==> flow/design.v <==
module flip_flop(output reg Q, output Q_n, input D, input Clr, Clk, Enable, input CE);
	assign Q_n = ~Q;
	always @ (posedge Clk, negedge Clr)
		 if(!Clr) Q <= 1'b0;
		 else if(CE & Enable) Q <= D;
endmodule
module flip_flop_t(output reg Q, output Q_n, input T, input Clr, Clk, Enable, input CE, Rst_n);
	assign Q_n = ~Q;
	always @ (posedge Clk, negedge Rst_n)
		 if(!Rst_n) Q <= 1'b0;
		 else if(!Clr) Q <= 1'b0;
		 else if(CE & Enable & T) Q <= ~Q;
		 else Q <= Q;
endmodule
module register_2bits(output reg [1:0] Q, output [1:0] Q_n, input [1:0] D, input Clr, Clk, Enable, input CE, Rst_n);
	assign Q_n = ~Q;
	always @ (posedge Clk, negedge Rst_n)
		 if(!Rst_n) Q <= 2'b00;
		 else if(!Clr) Q <= 2'b00;
		 else if(CE & Enable) Q <= D;
endmodule
module register_13bits(output reg [12:0] Q, output [12:0] Q_n, input [12:0] D, input Clr, Clk, Enable, input CE, Rst_n);
	assign Q_n = ~Q;
	always @ (posedge Clk, negedge Rst_n)
		 if(!Rst_n) Q <= 13'b0000000000000;
		 else if(!Clr) Q <= 13'b0000000000000;
		 else if(CE & Enable) Q <= D;
endmodule
module counter_0_1(output reg COUNT, input IN_0, input LD, Up, Clr, Clk, Enable, input CE, Rst_n);
	always @ (posedge Clk, negedge Rst_n)
		if (~Rst_n) COUNT <= 1'b0;
		else if (~Clr) COUNT <= 1'b0;
		else if (CE & LD & Enable) begin
			COUNT <= IN_0;
		end
		else if (CE & Up & Enable) begin
			COUNT <= COUNT + 1'b1;
		end
endmodule
module counter_0_2(output reg [1:0] COUNT, input IN_1, IN_0, input LD, Up, Clr, Clk, Enable, input CE, Rst_n);
	always @ (posedge Clk, negedge Rst_n)
		if (~Rst_n) COUNT <= 2'b00;
		else if (~Clr) COUNT <= 2'b00;
		else if (CE & LD & Enable) begin
			COUNT[0] <= IN_0;
			COUNT[1] <= IN_1;
		end
		else if (CE & Up & Enable) begin
			if(COUNT==2'b10) COUNT <= 2'b00;
			else COUNT <= COUNT + 2'b01;
		end
endmodule
module counter_0_3(output reg [1:0] COUNT, input IN_1, IN_0, input LD, Up, Clr, Clk, Enable, input CE, Rst_n);
	always @ (posedge Clk, negedge Rst_n)
		if (~Rst_n) COUNT <= 2'b00;
		else if (~Clr) COUNT <= 2'b00;
		else if (CE & LD & Enable) begin
			COUNT[0] <= IN_0;
			COUNT[1] <= IN_1;
		end
		else if (CE & Up & Enable) begin
			if(COUNT==2'b11) COUNT <= 2'b00;
			else COUNT <= COUNT + 2'b01;
		end
endmodule
module counter_0_3_display(output reg [1:0] COUNT, input IN_1, IN_0, input LD, Up, Clr, Clk, Enable, input CE, Rst_n);
	always @ (posedge Clk, negedge Rst_n)
		if (~Rst_n) COUNT <= 2'b00;
		else if (~Clr) COUNT <= 2'b00;
		else if (CE & LD & Enable) begin
			COUNT[0] <= IN_0;
			COUNT[1] <= IN_1;
		end
		else if (CE & Up & Enable) begin
			if(COUNT==2'b11) COUNT <= 2'b00;
			else COUNT <= COUNT + 2'b01;
		end
endmodule
module counter_0_5(output reg [2:0] COUNT, input IN_2, IN_1, IN_0, input LD, Up, Clr, Clk, Enable, input CE, Rst_n);
	always @ (posedge Clk, negedge Rst_n)
		if (~Rst_n) COUNT <= 3'b000;
		else if (~Clr) COUNT <= 3'b000;
		else if (CE & LD & Enable) begin
			COUNT[0] <= IN_0;
			COUNT[1] <= IN_1;
			COUNT[2] <= IN_2;
		end
		else if (CE & Up & Enable) begin
			if(COUNT==3'b101) COUNT <= 3'b000;
			else COUNT <= COUNT + 3'b001;
		end
endmodule
module counter_0_6(output reg [2:0] COUNT, input IN_2, IN_1, IN_0, input LD, Up, Clr, Clk, Enable, input CE, Rst_n);
	always @ (posedge Clk, negedge Rst_n)
		if (~Rst_n) COUNT <= 3'b000;
		else if (~Clr) COUNT <= 3'b000;
		else if (CE & LD & Enable) begin
			COUNT[0] <= IN_0;
			COUNT[1] <= IN_1;
			COUNT[2] <= IN_2;
		end
		else if (CE & Up & Enable) begin
			if(COUNT==3'b110) COUNT <= 3'b000;
			else COUNT <= COUNT + 3'b001;
		end
endmodule
module counter_0_9(output reg [3:0] COUNT, input IN_3, IN_2, IN_1, IN_0, input LD, Up, Clr, Clk, Enable, input CE, Rst_n);
	always @ (posedge Clk, negedge Rst_n)
		if (~Rst_n) COUNT <= 4'b0000;
		else if (~Clr) COUNT <= 4'b0000;
		else if (CE & LD & Enable) begin
			COUNT[0] <= IN_0;
			COUNT[1] <= IN_1;
			COUNT[2] <= IN_2;
			COUNT[3] <= IN_3;
		end
		else if (CE & Up & Enable) begin
			if(COUNT==4'b1001) COUNT <= 4'b0000;
			else COUNT <= COUNT + 4'b0001;
		end
endmodule
module counter_0_23(output reg [4:0] COUNT, input IN_4, IN_3, IN_2, IN_1, IN_0, input LD, Up, Clr, Clk, Enable, input CE, Rst_n);
	always @ (posedge Clk, negedge Rst_n)
		if (~Rst_n) COUNT <= 5'b00000;
		else if (~Clr) COUNT <= 5'b00000;
		else if (CE & LD & Enable) begin
			COUNT[0] <= IN_0;
			COUNT[1] <= IN_1;
			COUNT[2] <= IN_2;
			COUNT[3] <= IN_3;
			COUNT[4] <= IN_4;
		end
		else if (CE & Up & Enable) begin
			if(COUNT==5'b10111) COUNT <= 5'b00000;
			else COUNT <= COUNT + 5'b00001;
		end
endmodule
module counter_16bits(output reg [15:0] COUNT, input Clr, Clk, CE, Rst_n);
	always @ (posedge Clk, negedge Rst_n)
		if (~Rst_n) COUNT <= 16'b0000000000000000;
		else if (~Clr) COUNT <= 16'b0000000000000000;
		else if (CE) COUNT <= COUNT + 16'b0000000000000001;
endmodule
module frequency_converter(output Y,input clock,input reset);
	reg elapsed;
	reg [25:0] state;
	always @(posedge clock, negedge reset)
		if (reset == 0) state <= 0;
		else if (state == 7) state <= 0;
		else state <= state + 1;
	always @(state)
		if (state == 7) elapsed = 1;
		else elapsed = 0;
	assign Y = elapsed;
endmodule
module frequency_converter_display(output Y,input clock,input reset, input CE);
	reg elapsed;
	reg [25:0] state;
	always @(posedge clock, negedge reset)
		if (reset == 0) state <= 0;
		else if (~CE) state <= state;
		else if (state == 250) state <= 0;
		else state <= state + 1;
	always @(state)
		if (state == 250) elapsed = 1;
		else elapsed = 0;
	assign Y = elapsed;
endmodule
module decoder_4bits(output reg [3:0] Y, input [1:0] S, input enable);
	always @ (S, enable)
		begin		
			if(enable)
				case(S)
					2'b00: Y = 4'b0001;
					2'b01: Y = 4'b0010;
					2'b10: Y = 4'b0100;
					2'b11: Y = 4'b1000;
				endcase
			else
				Y = 4'b0000;
		end
endmodule
module decoder_8bits(output reg [7:0] Y, input [2:0] S, input enable);
	always @ (S, enable)
		begin		
			if(enable)
				case(S)
					3'b000: Y = 8'b00000001;
					3'b001: Y = 8'b00000010;
					3'b010: Y = 8'b00000100;
					3'b011: Y = 8'b00001000;
					3'b100: Y = 8'b00010000;
					3'b101: Y = 8'b00100000;
					3'b110: Y = 8'b01000000;
					3'b111: Y = 8'b10000000;
				endcase
			else
				Y = 8'b00000000;
		end
endmodule
module hour_decoder(output reg A, AM_PM, output reg [3:0] B, input [4:0] H);
	always @ (H)
		begin
			A <= (~H[4] & ~H[3] & ~H[2] & ~H[1] & ~H[0]) | (H[3] & ~H[2] & H[1]) | (H[4] & H[2] & H[1]) | (H[3] & H[2] & ~H[1] & ~H[0]);
			B[3] <= (H[3] & ~H[2] & ~H[1]) | (H[4] & H[2] & ~H[1]);
			B[2] <= (H[4] & ~H[2]) | (~H[4] & ~H[3] & H[2]);
			B[1] <= (~H[4] & ~H[3] & ~H[2] & ~H[1] & ~H[0]) | (~H[3] & ~H[2] & H[1]) | (~H[4] & H[2] & H[1]) + (H[3] & H[2] & ~H[1] & ~H[0]);
			B[0] <= H[0];
			AM_PM <= (~H[4] & ~H[3]) | (~H[4] & ~H[2]);
		end
endmodule
module segment_7_dec (output reg [6:0] display, input [3:0] bcd, input enable);
always @* begin
	if(enable) begin
  		case(bcd)
  		4'b0000: display = 7'b1111110;
  		4'b0001: display = 7'b0110000;
  		4'b0010: display = 7'b1101101;
  		4'b0011: display = 7'b1111001;
  		4'b0100: display = 7'b0110011;
  		4'b0101: display = 7'b1011011;
  		4'b0110: display = 7'b1011111;
  		4'b0111: display = 7'b1110000;
  		4'b1000: display = 7'b1111111;
  		4'b1001: display = 7'b1111011;
  		4'b1010: display = 7'b1110111;
  		4'b1011: display = 7'b0011111;
  		4'b1100: display = 7'b1001110;
  		4'b1101: display = 7'b0111101;
  		4'b1110: display = 7'b1001111;
  		4'b1111: display = 7'b1000111;
  		default: display = 7'b0000000; 
  		endcase
  	end
  	else display = 7'b0000000;
end
endmodule
module mux_2x1_12bits(output reg [11:0] Y, input S, input [11:0] I1, I0);
	always @ (S, I1, I0)
		if(S) Y = I1;
		else Y = I0;
endmodule
module mux_2x1_13bits(output reg [12:0] Y, input S, input [12:0] I1, I0);
	always @ (S, I1, I0)
		if(S) Y = I1;
		else Y = I0;
endmodule
module mux_2x1_16bits(output reg [15:0] Y, input S, input [15:0] I1, I0);
	always @ (S, I1, I0)
		if(S) Y = I1;
		else Y = I0;
endmodule
module mux_4x1_7bits(output reg[6:0] Y, input[1:0] S, input[6:0] I3, I2, I1, I0);
	always @ (S, I3, I2, I1, I0)
		if(S[1] && S[0]) Y = I3;
		else if(S[1]) Y = I2;
		else if(S[0]) Y = I1;
		else Y = I0;
endmodule
module mux_4x1_8bits(output reg[7:0] Y, input[1:0] S, input[7:0] I3, I2, I1, I0);
	always @ (S, I3, I2, I1, I0)
		if(S[1] && S[0]) Y = I3;
		else if(S[1]) Y = I2;
		else if(S[0]) Y = I1;
		else Y = I0;
endmodule
module mux_4x1_13bits(output reg[12:0] Y, input[1:0] S, input[12:0] I3, I2, I1, I0);
	always @ (S, I3, I2, I1, I0)
		if(S[1] && S[0]) Y = I3;
		else if(S[1]) Y = I2;
		else if(S[0]) Y = I1;
		else Y = I0;
endmodule
module mux_8x1_13bits(output [12:0] Y, input [2:0] S, input[12:0] I7, I6, I5, I4, I3, I2, I1, I0);
	wire [1:0] S_2;
	assign S_2[1] = S[1];
	assign S_2[0] = S[0];
	wire [12:0] A1;
	wire [12:0] A2;
	mux_4x1_13bits mux1 (A1, S_2, I3, I2, I1, I0);
	mux_4x1_13bits mux2 (A2, S_2, I7, I6, I5, I4);
	mux_2x1_13bits mux3 (Y, S[2], A2, A1);
endmodule
module comparator_13bits(output reg EQ, input wire [12:0] A, input wire [12:0] B);
	always @* begin
    	if (A==B) begin
        	EQ <= 1'b1;
    	end
      	else begin
        	EQ <= 1'b0;
      	end
    end
endmodule
module comparators_module( output AA, input [2:0] CD, input [12:0] CT, Q_r6, Q_r5, Q_r4, Q_r3, Q_r2, Q_r1, Q_r0);
	wire [12:0] mux_out;
	mux_8x1_13bits mux1 (mux_out, CD, Q_r6, Q_r6, Q_r5, Q_r4, Q_r3, Q_r2, Q_r1, Q_r0);			
	comparator_13bits comp1 (AA, CT, mux_out);
endmodule
module blinker(output reg B1, output reg [2:0] E, input [1:0] CW, CW1, S, input BLINK);
	always @* begin
		B1 <= (S[1] & S[0]) & ~CW[1];
		E[2] <= (S[1] & BLINK) & ((~S[0]) & CW1[1] & (~CW1[0]) | (S[0] & (~CW[1]) & (~CW[0])));
		E[1] <= (BLINK | (~S[1]) | S[0] | CW1[1] | (~CW1[0])) & (BLINK | (~S[1]) | (~S[0]) | CW[1] | (~CW[0])) & (BLINK + (~S[1]) | (~S[0]) | (~CW[1]) | (~CW[0]));
		E[0] <= (BLINK | (~S[1]) | S[0] | CW1[1] | (CW1[0])) & ((~S[1]) | (~S[0]) | CW[1] | (~CW[0])) &  ((~S[1]) | (~S[0]) | CW[1] | CW[0]) & (BLINK + (~S[1]) | (~S[0]) | (~CW[1]) | CW[0]);
	end
endmodule
module control_unit_1(output reg LD_DAY_TIME, LD_O_F, SS0, INCR, UPC, Clear, SS1, Load, Clear_St, Load_SS, input Next, SetTime, Up, SetAlarm, Count, SetDay, AlarmSet, Clk, Reset, CE);
	wire A, A_neg, B, B_neg, C, C_neg, D, D_neg;
	supply1 Vcc;
	reg Da, Db, Dc, Dd;
	flip_flop flipflopA (A, A_neg, Da, Reset, Clk, Vcc, CE);
	flip_flop flipflopB (B, B_neg, Db, Reset, Clk, Vcc, CE);
	flip_flop flipflopC (C, C_neg, Dc, Reset, Clk, Vcc, CE);
	flip_flop flipflopD (D, D_neg, Dd, Reset, Clk, Vcc, CE);
	always @* begin
		Da <= (A_neg & B_neg & D) | (~Next & ~Count & A_neg & C & D_neg) | ((A & B & C_neg) & (Up | (~Up & AlarmSet & SetDay)) | (SetAlarm & A & B & D) | (A & B & C_neg & D) | (Up & A_neg & B & C_neg & D_neg));
		Db = (A_neg & ((~SetTime) | B | D_neg)) | (A & (B_neg | (C_neg & ( Up | ((~Up)&(~AlarmSet)) | ((~Up)& (~SetDay) & AlarmSet) | D))));
		Dc <= (A_neg & C_neg & Next) | ((A_neg & C)&(Next | (~Next) & (~Count))) | (A_neg & B_neg & D) | (A_neg & C & D);
		Dd <= (A_neg & B_neg & D) | (A_neg & B & C_neg & Next) | (A & B & C) | (A_neg & B & C_neg & D_neg);
		SS0 <= A & B_neg & C_neg & D;
		SS1 <= (A & B_neg & D) | (A_neg & B_neg & C_neg & D_neg);
		INCR <= A & B & C_neg & D;
		Clear <= A_neg & B_neg & C_neg & D_neg;
		UPC <= A_neg & B & C & D;
		Load <= A & B & C & D_neg;
		LD_DAY_TIME <= A & B_neg & C & D;
		Clear_St <= A & B & C & D;
		Load_SS <= (A_neg & B_neg & C_neg & D_neg) | (A_neg & B_neg & C_neg & D) | (A & B_neg & D);
		LD_O_F <= A & B_neg & C_neg;
	end
endmodule
module control_unit_2(output reg EN_SNZ, EN_STOP, Sound, input C0, CS0, AA, Snooze, Stop, Mute, Clk, Reset, CE);
	wire A, A_neg, B, B_neg, C, C_neg;
	supply1 Vcc;
	reg Da, Db, Dc;
	flip_flop flipflopA (A, A_neg, Da, Reset, Clk, Vcc, CE);
	flip_flop flipflopB (B, B_neg, Db, Reset, Clk, Vcc, CE);
	flip_flop flipflopC (C, C_neg, Dc, Reset, Clk, Vcc, CE);
	always @* begin
		Da <= (~Stop & C) | (Snooze & A & B) | (~CS0 & A & B_neg) | (A & C);
		Db <= (~C0 & A_neg & B) | (A_neg & C);
		Dc <= (~Mute & AA & A_neg & B_neg & C_neg) | (CS0 & A & C_neg) | (A & B);
		Sound <= (A_neg & B_neg & C) | (A & B & C_neg);
		EN_SNZ <= A & B_neg & C;
		EN_STOP <= A_neg & B_neg & C;
	end
endmodule
module circuit(output [1:0] CW1, CW, S, output reg AlarmSet, SetDay, CS0, C0, LD_R, LD_CT, LD_TIME, Count, TOF, ID, IH, IM , input Load, CClr, UPC, SS0, SS1, Load_SS, INCR, EN_SNZ, EN_STOP, Clk, CE, Rst_n);
	supply1 Vcc;
	supply0 Gnd;
	wire [1:0] S_neg;
	wire [15:0] clock_out;
	wire [15:0] clock_out_2;
	wire and_out_1;
	wire and_out_2;
	and (and_out_1, clock_out[15],clock_out[14],clock_out[13],~clock_out[12],clock_out[11],~clock_out[10],clock_out[9],~clock_out[8],~clock_out[7],clock_out[6],clock_out[5],~clock_out[4], ~clock_out[3], ~clock_out[2], ~clock_out[1], ~clock_out[0]);
	and (and_out_2, clock_out_2[9], clock_out_2[8], clock_out_2[7], clock_out_2[6], clock_out_2[5], (~clock_out_2[4]), clock_out_2[3], (~clock_out_2[2]), (~clock_out_2[1]), (~clock_out_2[0]));
	wire [1:0] reg_out;
	register_2bits reg_SS (reg_out, S_neg, {SS1,SS0}, Vcc, Clk , Load_SS, CE, Rst_n);	
	assign S = reg_out;
	counter_0_3 counter_SA (CW, Gnd, Gnd, Gnd, Vcc, (~CClr), Clk, (UPC & S[1] & S[0]), CE, Rst_n);
	counter_0_2 counter_ST (CW1, Gnd, Gnd, Gnd, Vcc, (~CClr), Clk, (UPC & S[1] & (~S[0])), CE, Rst_n);
	counter_16bits counter_snz (clock_out, (~(EN_SNZ | CClr)) , Clk, CE, Rst_n);
	counter_16bits counter_stop (clock_out_2, (~(EN_STOP | CClr)), Clk, CE, Rst_n);
	always @* begin
		CS0 <= clock_out[10];
		C0 <= clock_out_2[9];
		SetDay <= S[1] & S[0] & ~CW[1] & ~CW[0];
		TOF <= S[1] & S[0] & ~CW[1] & CW[0] & INCR;
		ID <= (S[1] & INCR) & ((~S[0] & CW1[1] & ~CW1[0]) | (S[0] & ~CW[1] & ~CW[0]));
		IH <= (S[1] & INCR) & ((~S[0] & ~CW1[1] & CW1[0]) | (S[0] & CW[1] & CW[0]));
		IM <= (S[1] & INCR) & ((~S[0] & ~CW1[1] & ~CW1[0]) | (S[0] & CW[1] & ~CW[0]));
		Count <= (CW1[1] | CW1[0] | CW[1] | CW[0]);
		LD_R <= (S[1] & S[0] & Load);
		LD_CT <= (S[1] & ~S[0] & Load);
		AlarmSet <= (S[1] & S[0]);
		LD_TIME <= (S[1] & S[0] & UPC & ~CW[1] & CW[0]);
	end
endmodule
module registers_module(output [12:0] Q_r6, Q_r5, Q_r4, Q_r3, Q_r2, Q_r1, Q_r0, input [2:0] STO, input [12:0] data, input Clr, Clk, LD_R, input CE, Rst_n);
		supply1 Vcc;
		wire [7:0] RE;
		decoder_8bits decoder (RE, STO, Vcc);
		wire [12:0] Q_nr0;
		register_13bits r0 (Q_r0, Q_nr0, data, ~Clr, Clk, LD_R & RE[0], CE, Rst_n);
		wire [12:0] Q_nr1;
		register_13bits r1 (Q_r1, Q_nr1, data, ~Clr, Clk, LD_R & RE[1], CE, Rst_n);
		wire [12:0] Q_nr2;
		register_13bits r2 (Q_r2, Q_nr2, data, ~Clr, Clk, LD_R & RE[2], CE, Rst_n);
		wire [12:0] Q_nr3;
		register_13bits r3 (Q_r3, Q_nr3, data, ~Clr, Clk, LD_R & RE[3], CE, Rst_n);
		wire [12:0] Q_nr4;
		register_13bits r4 (Q_r4, Q_nr4, data, ~Clr, Clk, LD_R & RE[4], CE, Rst_n);
		wire [12:0] Q_nr5;
		register_13bits r5 (Q_r5, Q_nr5, data, ~Clr, Clk, LD_R & RE[5], CE, Rst_n);
		wire [12:0] Q_nr6;
		register_13bits r6 (Q_r6, Q_nr6, data, ~Clr, Clk, LD_R & RE[6], CE, Rst_n);
endmodule
module current_time_module(output [14:0] CTO, input [14:0] CTI, input LD_CT, Clr_CT, Clk, EN_CT, input CE, Rst_n);
	supply1 Vcc;
	wire [15:0] clock_out;
	wire and_out_1;
	and (and_out_1, clock_out[9], clock_out[8], clock_out[7], clock_out[6], clock_out[5], (~clock_out[4]), clock_out[3], (~clock_out[2]), (~clock_out[1]), (~clock_out[0]));
	wire and_out_1_temp;
	and (and_out_1_temp, clock_out[9], clock_out[8], clock_out[7], clock_out[6], clock_out[5], (~clock_out[4]), ~clock_out[3], clock_out[2], clock_out[1], clock_out[0]);
	wire count_16_clr;
	or(count_16_clr, LD_CT, Clr_CT, and_out_1);
	counter_16bits clock (clock_out, ~count_16_clr, Clk, CE, Rst_n);
	wire or_clk_1;
	or (or_clk_1, and_out_1_temp, LD_CT);
	wire [3:0] min_out_1;
	counter_0_9 min_1 (min_out_1, CTI[3], CTI[2], CTI[1], CTI[0], LD_CT, Vcc, ~Clr_CT, Clk, or_clk_1, CE, Rst_n);
	wire and_out_2;
	wire min_out_1_neg_3, min_out_1_neg_2, min_out_1_neg_1, min_out_1_neg_0;
	not (min_out_1_neg_3, min_out_1[3]);
	not (min_out_1_neg_2, min_out_1[2]);
	not (min_out_1_neg_1, min_out_1[1]);
	not (min_out_1_neg_0, min_out_1[0]);
	and (and_out_2, min_out_1[3], min_out_1_neg_2, min_out_1_neg_1, min_out_1[0], and_out_1_temp);
	wire or_clk_2;
	or (or_clk_2, and_out_2, LD_CT);
	wire [2:0] min_out_2;
	counter_0_5 min_2 (min_out_2, CTI[6], CTI[5], CTI[4], LD_CT, Vcc, ~Clr_CT, Clk, or_clk_2, CE, Rst_n);
	wire and_out_3;
	wire min_out_2_neg_2, min_out_2_neg_1, min_out_2_neg_0;
	not (min_out_2_neg_2, min_out_2[2]);
	not (min_out_2_neg_1, min_out_2[1]);
	not (min_out_2_neg_0, min_out_2[0]);
	and (and_out_3, min_out_2[2], min_out_2_neg_1, min_out_2[0], and_out_2);
	wire or_clk_3;
	or (or_clk_3, and_out_3, LD_CT);
	wire [4:0] hour_out;
	counter_0_23 hour (hour_out, CTI[11], CTI[10], CTI[9], CTI[8], CTI[7], LD_CT, Vcc, ~Clr_CT, Clk, or_clk_3, CE, Rst_n);
	wire and_out_4;
	wire hour_out_neg_4, hour_out_neg_3, hour_out_neg_2, hour_out_neg_1, hour_out_neg_0;
	not (hour_out_neg_4, hour_out[4]);
	not (hour_out_neg_3, hour_out[3]);
	not (hour_out_neg_2, hour_out[2]);
	not (hour_out_neg_1, hour_out[1]);
	not (hour_out_neg_0, hour_out[0]);
	and (and_out_4, hour_out[4], hour_out_neg_3,hour_out[2], hour_out[1], hour_out[0], and_out_3);
	wire or_clk_4;
	or (or_clk_4, and_out_4, LD_CT);
	wire [2:0] days_out;
	counter_0_6 days (days_out, CTI[14], CTI[13], CTI[12], LD_CT, Vcc, ~Clr_CT, Clk, or_clk_4, CE, Rst_n);
	assign CTO[0] = min_out_1[0];
	assign CTO[1] = min_out_1[1];
	assign CTO[2] = min_out_1[2];
	assign CTO[3] = min_out_1[3];
	assign CTO[4] = min_out_2[0];
	assign CTO[5] = min_out_2[1];
	assign CTO[6] = min_out_2[2];
	assign CTO[7] = hour_out[0];
	assign CTO[8] = hour_out[1];
	assign CTO[9] = hour_out[2];
	assign CTO[10] = hour_out[3];
	assign CTO[11] = hour_out[4];
	assign CTO[12] = days_out[0];
	assign CTO[13] = days_out[1];
	assign CTO[14] = days_out[2];	
endmodule
module set_time_module(output [15:0] STO, input [14:0] CTI, input [12:0] Q_r6, Q_r5, Q_r4, Q_r3, Q_r2, Q_r1, Q_r0, input CLEAR, TOF, S0, LD_ID, CLEAR_ST, LD_DAY, LD_TIME, EN_ST, IH, IM, LD_O_F, Clk, input CE, Rst_n);
	wire [12:0] mux_out;
	mux_8x1_13bits mux1 (mux_out, STO[14:12], Q_r6, Q_r6, Q_r5, Q_r4, Q_r3, Q_r2, Q_r1, Q_r0);
	wire [11:0] mux_2_out;
	mux_2x1_12bits mux2 (mux_2_out, S0, mux_out[11:0], CTI[11:0]);
	supply1 Vcc;
	wire on_off_out;
	counter_0_1 counter_on_off(on_off_out, mux_out[12],  LD_O_F, Vcc, (~CLEAR), Clk, (LD_O_F | TOF), CE, Rst_n);
	assign STO[15] = on_off_out;
	wire or_t_d;
	or (or_t_d, LD_TIME, LD_DAY);
	wire or_clear_clr_st;
	or (or_clear_clr_st, CLEAR, CLEAR_ST);
	wire or_clk_1;
	or (or_clk_1, or_t_d, IM);
	wire [3:0] min_out_1;
	counter_0_9 min_1 (min_out_1, mux_2_out[3], mux_2_out[2], mux_2_out[1], mux_2_out[0], or_t_d, Vcc, (~or_clear_clr_st), Clk, or_clk_1, CE, Rst_n);
	assign STO[3:0] = min_out_1[3:0];
	wire and_out_2;
	wire min_out_1_neg_3, min_out_1_neg_2, min_out_1_neg_1, min_out_1_neg_0;
	not (min_out_1_neg_3, min_out_1[3]);
	not (min_out_1_neg_2, min_out_1[2]);
	not (min_out_1_neg_1, min_out_1[1]);
	not (min_out_1_neg_0, min_out_1[0]);
	and (and_out_2, min_out_1[3], min_out_1_neg_2, min_out_1_neg_1, min_out_1[0], IM);
	wire or_clk_2;
	or (or_clk_2, or_t_d, and_out_2);
	wire [2:0] min_out_2;
	counter_0_5 min_2 (min_out_2, mux_2_out[6], mux_2_out[5], mux_2_out[4], or_t_d, Vcc, (~or_clear_clr_st), Clk, or_clk_2, CE, Rst_n);
	assign STO[6:4] = min_out_2[2:0];
	wire clock_hour;
	or (clock_hour, or_t_d, IH);
	wire [4:0] hour_out;
	counter_0_23 hour (hour_out, mux_2_out[11], mux_2_out[10], mux_2_out[9], mux_2_out[8], mux_2_out[7], or_t_d, Vcc, (~or_clear_clr_st), Clk, clock_hour, CE, Rst_n);
	assign STO[11:7] = hour_out[4:0];
	wire clock_day;
	or (clock_day, LD_ID, LD_DAY);
	wire [2:0] days_out;
	counter_0_6 days (days_out, CTI[14], CTI[13], CTI[12], LD_DAY, Vcc,  (~or_clear_clr_st), Clk, clock_day, CE, Rst_n);
	assign STO[14:12] = days_out[2:0];
endmodule
module display_module(output [6:0] out3, out2, out1, out0, days, output AM, PM, DBlink, input [1:0] S, CW, CW1, input [14:0] CT, input [15:0] ST,  input Clr, Clk, CE, Rst_n);
	supply1 Vcc;
	wire conv_out;
	frequency_converter_display conv (conv_out, Clk, Rst_n, CE);
	wire BLINK, toogle_out_neg;
	flip_flop_t toggle(BLINK, toogle_out_neg, conv_out, (~Clr), Clk, Vcc, CE, Rst_n);
	wire B1;
	wire [2:0] E;
	blinker blink(B1, E, CW, CW1, S, BLINK);
	assign DBlink = E[2];
	wire [15:0] mux_out;
	mux_2x1_16bits mux1 (mux_out, S[1], ST, {CT[14],CT});		
	wire [7:0] DEC_OUT;
	decoder_8bits decoder (DEC_OUT, mux_out[14:12], Vcc);
	assign days = DEC_OUT[6:0];	
	wire A, AM_PM;
	wire [3:0] B;
	hour_decoder hour_dec(A, AM_PM, B, mux_out[11:7]);
	assign AM = AM_PM;
	assign PM = ~AM_PM;
	wire [6:0] out_1_temp;
	segment_7_dec segment_7_1 (out_1_temp, {1'b0, mux_out[6:4]}, E[0]);
	assign out1 = out_1_temp;
	wire [6:0] out_0_temp;
	segment_7_dec segment_7_0 (out_0_temp, mux_out[3:0], E[0]);
	assign out0 = out_0_temp;
	wire [7:0] activate, deactivate;
	assign activate = 8'b10101100;
	assign deactivate = 8'b11011110;
	wire [7:0] mux_hours_out;
	mux_4x1_8bits mux_hour (mux_hours_out, {B1, mux_out[15]}, activate, deactivate, {3'b000, A, B[3:0]}, {3'b000, A, B[3:0]});
	wire [6:0] out_3_temp;
	segment_7_dec segment_7_3 (out_3_temp, mux_hours_out[7:4], E[1]);
	assign out3 = out_3_temp;
	wire [6:0] out_2_temp;
	segment_7_dec segment_7_2 (out_2_temp, mux_hours_out[3:0], E[1]);
	assign out2 = out_2_temp;
endmodule
module datapath(output [6:0] display, days, output [3:0] segment, output am, pm, dblink, Sound, Vcc_out, input Next, Up, SetTime, SetAlarm, Snooze, Stop, Mute, Clr, Clk_sys);
	supply1 Vcc;
	supply0 Gnd;
	assign Vcc_out = Vcc;
	wire Clk, tick;
	assign Clk = Clk_sys;
	frequency_converter conv (tick, Clk_sys, Clr);
	wire [6:0] hours1, hours0, mins1, mins0;
	wire LD_DAY_TIME, LD_O_F, SS0, INCR, UPC, Clear, SS1, Load, Clear_St, Load_SS;
	wire Count, SetDay, AlarmSet;
	control_unit_1 cu1(LD_DAY_TIME, LD_O_F, SS0, INCR, UPC, Clear, SS1, Load, Clear_St, Load_SS, Next, SetTime, Up, SetAlarm, Count, SetDay, AlarmSet, Clk, Clr, tick);
	wire EN_SNZ, EN_STOP;
	wire C0, CS0, AA;
	control_unit_2 cu2(EN_SNZ, EN_STOP, Sound, C0, CS0, AA, Snooze, Stop, Mute, Clk, Clr, tick);
	wire [1:0] CW1, CW, S;
	wire LD_R, LD_CT, LD_TIME, TOF, ID, IH, IM;
	circuit cir (CW1, CW, S, AlarmSet, SetDay, CS0, C0, LD_R, LD_CT, LD_TIME, Count, TOF, ID, IH, IM, Load, Clear, UPC, SS0, SS1, Load_SS, INCR, EN_SNZ, EN_STOP, Clk, tick, Clr);
	wire [12:0] Q_r0, Q_r1, Q_r2, Q_r3, Q_r4, Q_r5, Q_r6;
	wire [15:0] STO;
	registers_module reg_module (Q_r6, Q_r5, Q_r4, Q_r3, Q_r2, Q_r1, Q_r0, STO[14:12], {STO[15], STO[11:0]}, Clear, Clk, LD_R, tick, Clr);	
	wire [14:0] CTO;
	comparators_module comp_module (AA, CTO[14:12], {1'b1,CTO[11:0]} , Q_r6, Q_r5, Q_r4, Q_r3, Q_r2, Q_r1, Q_r0);
	current_time_module ct_module (CTO, STO[14:0], LD_CT, Clear, Clk, Vcc, tick, Clr);	
	supply1 EN_ST;
	set_time_module set_time(STO, CTO, Q_r6, Q_r5, Q_r4, Q_r3, Q_r2, Q_r1, Q_r0, Clear, TOF, S[0], ID, Clear_St, LD_DAY_TIME, LD_TIME, EN_ST, IH, IM, LD_O_F, Clk, tick, Clr);
	wire [6:0] days_temp;
	display_module display_mod(hours1, hours0, mins1, mins0, days_temp, am, pm, dblink, S, CW, CW1, CTO, STO, Clear, Clk, tick, Clr);
	assign days[0] =  days_temp[0] & (~dblink);
	assign days[1] =  days_temp[1] & (~dblink);
	assign days[2] =  days_temp[2] & (~dblink);
	assign days[3] =  days_temp[3] & (~dblink);
	assign days[4] =  days_temp[4] & (~dblink);
	assign days[5] =  days_temp[5] & (~dblink);
	assign days[6] =  days_temp[6] & (~dblink);
	wire[1:0] count_out;
	counter_0_3_display counter (count_out, Vcc, Vcc, Gnd, Vcc, Vcc, Clk, Vcc, tick, Clr);
	wire[3:0] dec_out;
	decoder_4bits dec_display(dec_out, count_out, Vcc);
	assign segment = ~dec_out;
	wire[6:0] mux_display_o;
	mux_4x1_7bits mux_display(mux_display_o, count_out, hours1, hours0, mins1, mins0);
	assign display = ~mux_display_o;
endmodule
## From RTL to reports: datapath

The steps from the RTL of datapath to its reports follow in flow order.
Lines are those of the file above, counted from 1.
Operators carry their Yosys type and port widths (W data, S select, Z words).
Library cell names are shortened.
Not given: -

- Top module: datapath
- Clock input: Clk_sys
- Library: sky130hd
- Library corner: tt_025C_1v80

## Word level

Counts by Yosys on the flattened word-level netlist (proc, flatten, opt, wreduce; memories kept). Register bits leave out memories and registers merged into their read ports (data or address). Print and check cells are left out. Cells with the same type and inputs are merged into one.
Yosys's memory passes give these memory sizes; they may raise the number of words (mostly to a power of two), join words into wider ones and drop unused or constant bits.

- Register bits: 238
- Bits in latches: 0
- Memory bits (writable): 0
- Bits in read-only memories: 576
- Clocked read ports x word width: 0
- Memories: 6
- Input bits: 9
- Output and inout bits: 23
- Word-level cells: 610

Memory list:

| name | words | width | rd ports | wr ports | RTL line | source |
|---|---|---|---|---|---|---|
| (no name shown) | 16 | 7 | 1 | 0 | 215 | `case(bcd)` |
| (no name shown) | 16 | 7 | 1 | 0 | 215 |  |
| (no name shown) | 16 | 7 | 1 | 0 | 215 |  |
| (no name shown) | 16 | 7 | 1 | 0 | 215 |  |
| (no name shown) | 8 | 8 | 1 | 0 | 187 | `case(S)` |
| (no name shown) | 8 | 8 | 1 | 0 | 187 |  |

- Add/sub/neg operators: 19
- Multiply operators: 0
- Div/mod/pow operators: 0
- Magnitude comparators: 0
- Eq/ne operators: 16
- Shift-type cells: 0
- Mux-type cells: 190
- Bitwise gates (word level): 319
- Reduce/logical cells: 27

Operators with widths:

| kind | count |
|---|---|
| $mux W13 | 28 |
| $and A1 B1 Y1 | 200 |
| $mux W1 | 142 |
| $mux W16 | 7 |
| $or A1 B1 Y1 | 75 |
| $add A26 B1 Y26 const B | 2 |
| $mux W26 | 2 |
| $mux W7 | 7 |
| $add A16 B1 Y16 const B | 3 |
| $not A1 Y1 | 42 |
| $reduce_bool A3 Y1 | 9 |
| $reduce_bool A2 Y1 | 13 |
| $eq A26 B3 Y1 const B | 1 |
| $eq A26 B8 Y1 const B | 1 |
| $pmux W4 S4 | 1 |
| $mux W8 | 2 |
| $eq A13 B13 Y1 | 1 |
| $add A3 B1 Y3 const B | 4 |
| $eq A3 B3 Y1 const B | 4 |
| $mux W12 | 1 |
| $add A5 B1 Y5 const B | 2 |
| $eq A5 B5 Y1 const B | 2 |
| $eq A2 B2 Y1 const B | 4 |
| $add A4 B1 Y4 const B | 2 |
| $eq A4 B4 Y1 const B | 2 |
| $not A7 Y7 | 1 |
| $add A2 B1 Y2 const B | 3 |
| $logic_and A1 B1 Y1 | 4 |

Not listed: further kinds 5, cells in them 6.

## Longest topological paths

Longest topological path by Yosys (ltp), each cell counted once; first at word level (registers and memories cut), then after technology mapping (sequential cells cut; the memories' decode and read muxes count).

- Word-level depth: 17
- ABC_AREA: 1
- Depth in mapped cells: 18

## Mapped cells and area

Yosys stat after the flow's synthesis: flattened, memories mapped to cells. It holds for the ABC_AREA given above (unset counts as 0); a run with the other value may have another netlist.
Totals and module areas in this step are rounded.

- Standard cells after synthesis: 2003
- Cell area after synthesis: 0.014 mm²
- Sequential part of the area: 0.0055 mm²
- Flip-flop cells: 221

Cell types:

| type | count | area in all (µm²) |
|---|---|---|
| dfrtp_1 | 221 | 5.53E+03 |
| nand2_1 | 511 | 1918.09 |
| nand3_1 | 172 | 860.826 |
| o21ai_0 | 168 | 840.806 |
| inv_1 | 215 | 807.024 |
| nor2_1 | 136 | 510.49 |
| ha_1 | 34 | 425.408 |
| a21oi_1 | 83 | 415.398 |
| o21ai_1 | 72 | 360.346 |
| xor2_1 | 34 | 297.786 |
| o21ai_2 | 33 | 289.027 |
| nand4_1 | 35 | 218.96 |
| nor3_1 | 42 | 210.202 |
| buf_6 | 18 | 202.694 |
| buf_2 | 29 | 145.139 |
| o22ai_1 | 17 | 106.352 |
| o221ai_1 | 12 | 105.101 |
| clkbuf_1 | 22 | 82.579 |

Not listed: further types 43, cells in them 149.

## Worst setup path after synthesis

OpenSTA on the mapped netlist: ideal clock, no wires. The path of least setup slack (recovery checks aside). Input and output delay are each 20% of the period. Register names are those of the netlist, which keeps one name where synthesis merged equal registers.

- Kind: register to output
- From: reg cir.reg_SS.Q[1]
- To: out display[1]
- Clock period: 20.0 ns
- External output delay: 4.000 ns
- Arrival: 2.187 ns
- Setup slack: 13.813 ns
- Delay of the path: 2.187 ns
- Driving pins on the path: 13
- Path buffers: 3
- Period reached after synthesis: 6.187 ns

"delay of the path" is the arrival time less input delay plus setup time.
At an output port there is no setup time.
"driving pins on the path": output pins that drive a net of the path, with the launching flip-flop's if there is one; two outputs of one cell count as two.
"period reached after synthesis" = period - worst setup slack (recovery checks aside). The figure is calculated, with input and output delays left at 20% of the set period.
Between the ends stands the longest chain of elaborated cells between them, by number of cells; it is not shown to be the way that was timed. Of several equally long chains one is given.
A line is the first line of the expression or statement that the cell stems from. Yosys adds cells for indexed reads and writes and turns some case tables into memories.
The chain passes a memory read, where the word-level depth is cut; so it can be longer than that depth.
A register here has more assigning lines than the two given.

- Cells stage by stage: dfrtp_1 > buf_2 > buf_2 > buf_2 > o21ai_0 > inv_1 > ha_1 > or2_1 > a21oi_1 > o21ai_0 > o21ai_0 > inv_1 > o21ai_1
- Length of the longest elaborated chain: 15
- Elaborated cells on any way between the ends: 73
- Classes of those cells: add/sub: 2; mux: 10; logic: 56; reduce/logical: 1; memory: 4

RTL lines, path post-synthesis:

| item | RTL line | source |
|---|---|---|
| start, declared | 15 | `module register_2bits(output reg [1:0] Q, output [1:0] Q_n, input [1:0] D, input Clr, Clk, Enable, input CE, R ...` |
| start, assigned | 18 | `if(!Rst_n) Q <= 2'b00;` |
| start, assigned | 19 | `else if(!Clr) Q <= 2'b00;` |
| $mux W16 | 250 | `if(S) Y = I1;` |
| $not A1 Y1 | 207 | `B[1] <= (~H[4] & ~H[3] & ~H[2] & ~H[1] & ~H[0]) \| (~H[3] & ~H[2] & H[1]) \| (~H[4] & H[2] & H[1]) + (H[3] & H[2 ...` |
| $and A1 B1 Y1 x4 | 207 |  |
| $or A1 B1 Y1 x2 | 207 |  |
| $mux W8 | 263 | `else if(S[1]) Y = I2;` |
| $mux W8 | 262 | `if(S[1] && S[0]) Y = I3;` |
| $mem_v2 Z16 W7 | 215 | `case(bcd)` |
| $mux W7 | 214 | `if(enable) begin` |
| $mux W7 | 256 | `else if(S[1]) Y = I2;` |
| $mux W7 | 255 | `if(S[1] && S[0]) Y = I3;` |
| $not A7 Y7 | 582 | `assign display = ~mux_display_o;` |
| end, declared | 541 | `module datapath(output [6:0] display, days, output [3:0] segment, output am, pm, dblink, Sound, Vcc_out, input ...` |

## Path in the finished layout

From the final timing report of flow run 1: the path of least setup slack in the routed layout; clock arrival at registers is part of the times.

- Kind: register to output
- From: reg cir.reg_SS.Q[1]
- To: out display[3]
- Clock period: 14.8 ns
- External output delay: 2.96 ns
- Arrival: 3.99 ns
- Setup slack: 7.85 ns
- Driving pins on the path: 15
- Path buffers: 1

Between the ends stands the longest chain of elaborated cells between them, by number of cells; it is not shown to be the way that was timed. Of several equally long chains one is given.
The chain passes a memory read, where the word-level depth is cut; so it can be longer than that depth.
A register here has more assigning lines than the two given.

- Cells stage by stage: dfrtp_1 > o21ai_0 > nand2_1 > nand4_1 > nand3_1 > nand2_1 > inv_1 > ha_1 > inv_1 > o21ai_0 > nand2_1 > nand3_1 > nand3_1 > nand2_1 > clkdlybuf4s50_1
- Length of the longest elaborated chain: 15
- Elaborated cells on any way between the ends: 73
- Classes of those cells: add/sub: 2; mux: 10; logic: 56; reduce/logical: 1; memory: 4

RTL lines, path post-layout:

| item | RTL line | source |
|---|---|---|
| start, declared | 15 | `module register_2bits(output reg [1:0] Q, output [1:0] Q_n, input [1:0] D, input Clr, Clk, Enable, input CE, R ...` |
| start, assigned | 18 | `if(!Rst_n) Q <= 2'b00;` |
| start, assigned | 19 | `else if(!Clr) Q <= 2'b00;` |
| $mux W16 | 250 | `if(S) Y = I1;` |
| $not A1 Y1 | 207 | `B[1] <= (~H[4] & ~H[3] & ~H[2] & ~H[1] & ~H[0]) \| (~H[3] & ~H[2] & H[1]) \| (~H[4] & H[2] & H[1]) + (H[3] & H[2 ...` |
| $and A1 B1 Y1 x4 | 207 |  |
| $or A1 B1 Y1 x2 | 207 |  |
| $mux W8 | 263 | `else if(S[1]) Y = I2;` |
| $mux W8 | 262 | `if(S[1] && S[0]) Y = I3;` |
| $mem_v2 Z16 W7 | 215 | `case(bcd)` |
| $mux W7 | 214 | `if(enable) begin` |
| $mux W7 | 256 | `else if(S[1]) Y = I2;` |
| $mux W7 | 255 | `if(S[1] && S[0]) Y = I3;` |
| $not A7 Y7 | 582 | `assign display = ~mux_display_o;` |
| end, declared | 541 | `module datapath(output [6:0] display, days, output [3:0] segment, output am, pm, dblink, Sound, Vcc_out, input ...` |

Wiki page: datapath / flow data

Settings and measured results of 7 stored flow runs for module datapath (sky130hd), not sorted in any way. The constraints put input and output delay at 20% of the set period each and load the outputs with 0.01 pF.
"clock period achieved" means the clock period less the worst setup slack. The figure is calculated, with input and output delays left at 20% of the set period.
"time of the worst setup path" = time allowed to the worst setup path (clock period - input delay - output delay, where it has them) - its slack; a late launch clock adds to it, a late capture clock takes from it.
"total power after layout": no workload was simulated; the value follows from the tool's default switching activity.
Results are given in rounded form.
A setting shown as n/a is not set for that run.

| item | flow run 1 | flow run 2 | flow run 3 | flow run 4 | flow run 5 | flow run 6 | flow run 7 |
|---|---|---|---|---|---|---|---|
| ABC_AREA | 1 | 1 | n/a | 1 | n/a | n/a | 1 |
| CAP_MARGIN | 20 | 30 | 20 | 20 | 20 | 20 | 20 |
| CORE_MARGIN | 10 | 10 | 2 | 4 | 2 | 2 | 2 |
| CORE_UTILIZATION | 71 | 57 | 46 | 40 | 40 | 40 | 40 |
| CTS_CLUSTER_SIZE | 13 | 37 | n/a | 63 | n/a | n/a | 63 |
| SETUP_SLACK_MARGIN | 2.17 | 2.17 | n/a | n/a | 2.18 | n/a | n/a |
| SLEW_MARGIN | 15 | 15 | 0 | 20 | 20 | 20 | 20 |
| period_ns | 14.8 | 14.8 | 7.59 | 5.93 | 8.42 | 20.0 | 8.2 |
| CORE_ASPECT_RATIO | n/a | 1.39 | n/a | n/a | n/a | n/a | n/a |
| CTS_CLUSTER_DIAMETER | n/a | 363 | n/a | 285 | n/a | n/a | 46 |
| GPL_ROUTABILITY_DRIVEN | n/a | 0 | 0 | 0 | n/a | n/a | 1 |
| CELL_PAD_IN_SITES_DETAIL_PLACEMENT | n/a | n/a | 0 | 2 | n/a | n/a | 2 |
| PLACE_DENSITY | n/a | n/a | 0.54 | 0.47 | n/a | n/a | n/a |
| CELL_PAD_IN_SITES_GLOBAL_PLACEMENT | n/a | n/a | n/a | 2 | n/a | n/a | 2 |
| MAX_ROUTING_LAYER | n/a | n/a | n/a | met5 | n/a | n/a | met4 |
| MIN_ROUTING_LAYER | n/a | n/a | n/a | met2 | n/a | n/a | met2 |
| TNS_END_PERCENT | n/a | n/a | n/a | 50 | n/a | n/a | 50 |
| total power after layout (mW) | 2.5 | 2.1 | 4.7 | 5.6 | 4.0 | 1.7 | 5.3 |
| clock period achieved (ns) | 6.946 | 6.703 | 6.069 | 5.123 | 6.007 | 8.327 | 5.722 |
| final worst hold slack (ns) | 0.47 | 0.48 | 0.47 | 0.47 | 0.48 | 0.47 | 0.47 |
| standard-cell area after layout (mm²) | 0.016 | 0.015 | 0.016 | 0.015 | 0.016 | 0.016 | 0.016 |
| final setup TNS (ns) | 0.000 | 0.000 | 0.000 | 0.000 | 0.000 | 0.000 | 0.000 |
| worst setup slack after layout (ns) | 7.9 | 8.1 | 1.5 | 0.81 | 2.4 | 12 | 2.5 |
| time of the worst setup path (ns) | 3.99 | 3.74 | 4.55 | 3.94 | 4.32 | 4.33 | 4.08 |
| worst setup path type | register to output | register to output | register to output | register to output | register to output | register to output | register to output |
| mapped cell area after synthesis (mm²) | 0.014 | 0.014 | 0.014 | 0.014 | 0.014 | 0.014 | 0.014 |
| full die area (mm²) | 0.026 | 0.032 | 0.032 | 0.039 | 0.037 | 0.037 | 0.038 |
| utilization after routing | 0.77 | 0.6 | 0.52 | 0.43 | 0.45 | 0.45 | 0.46 |
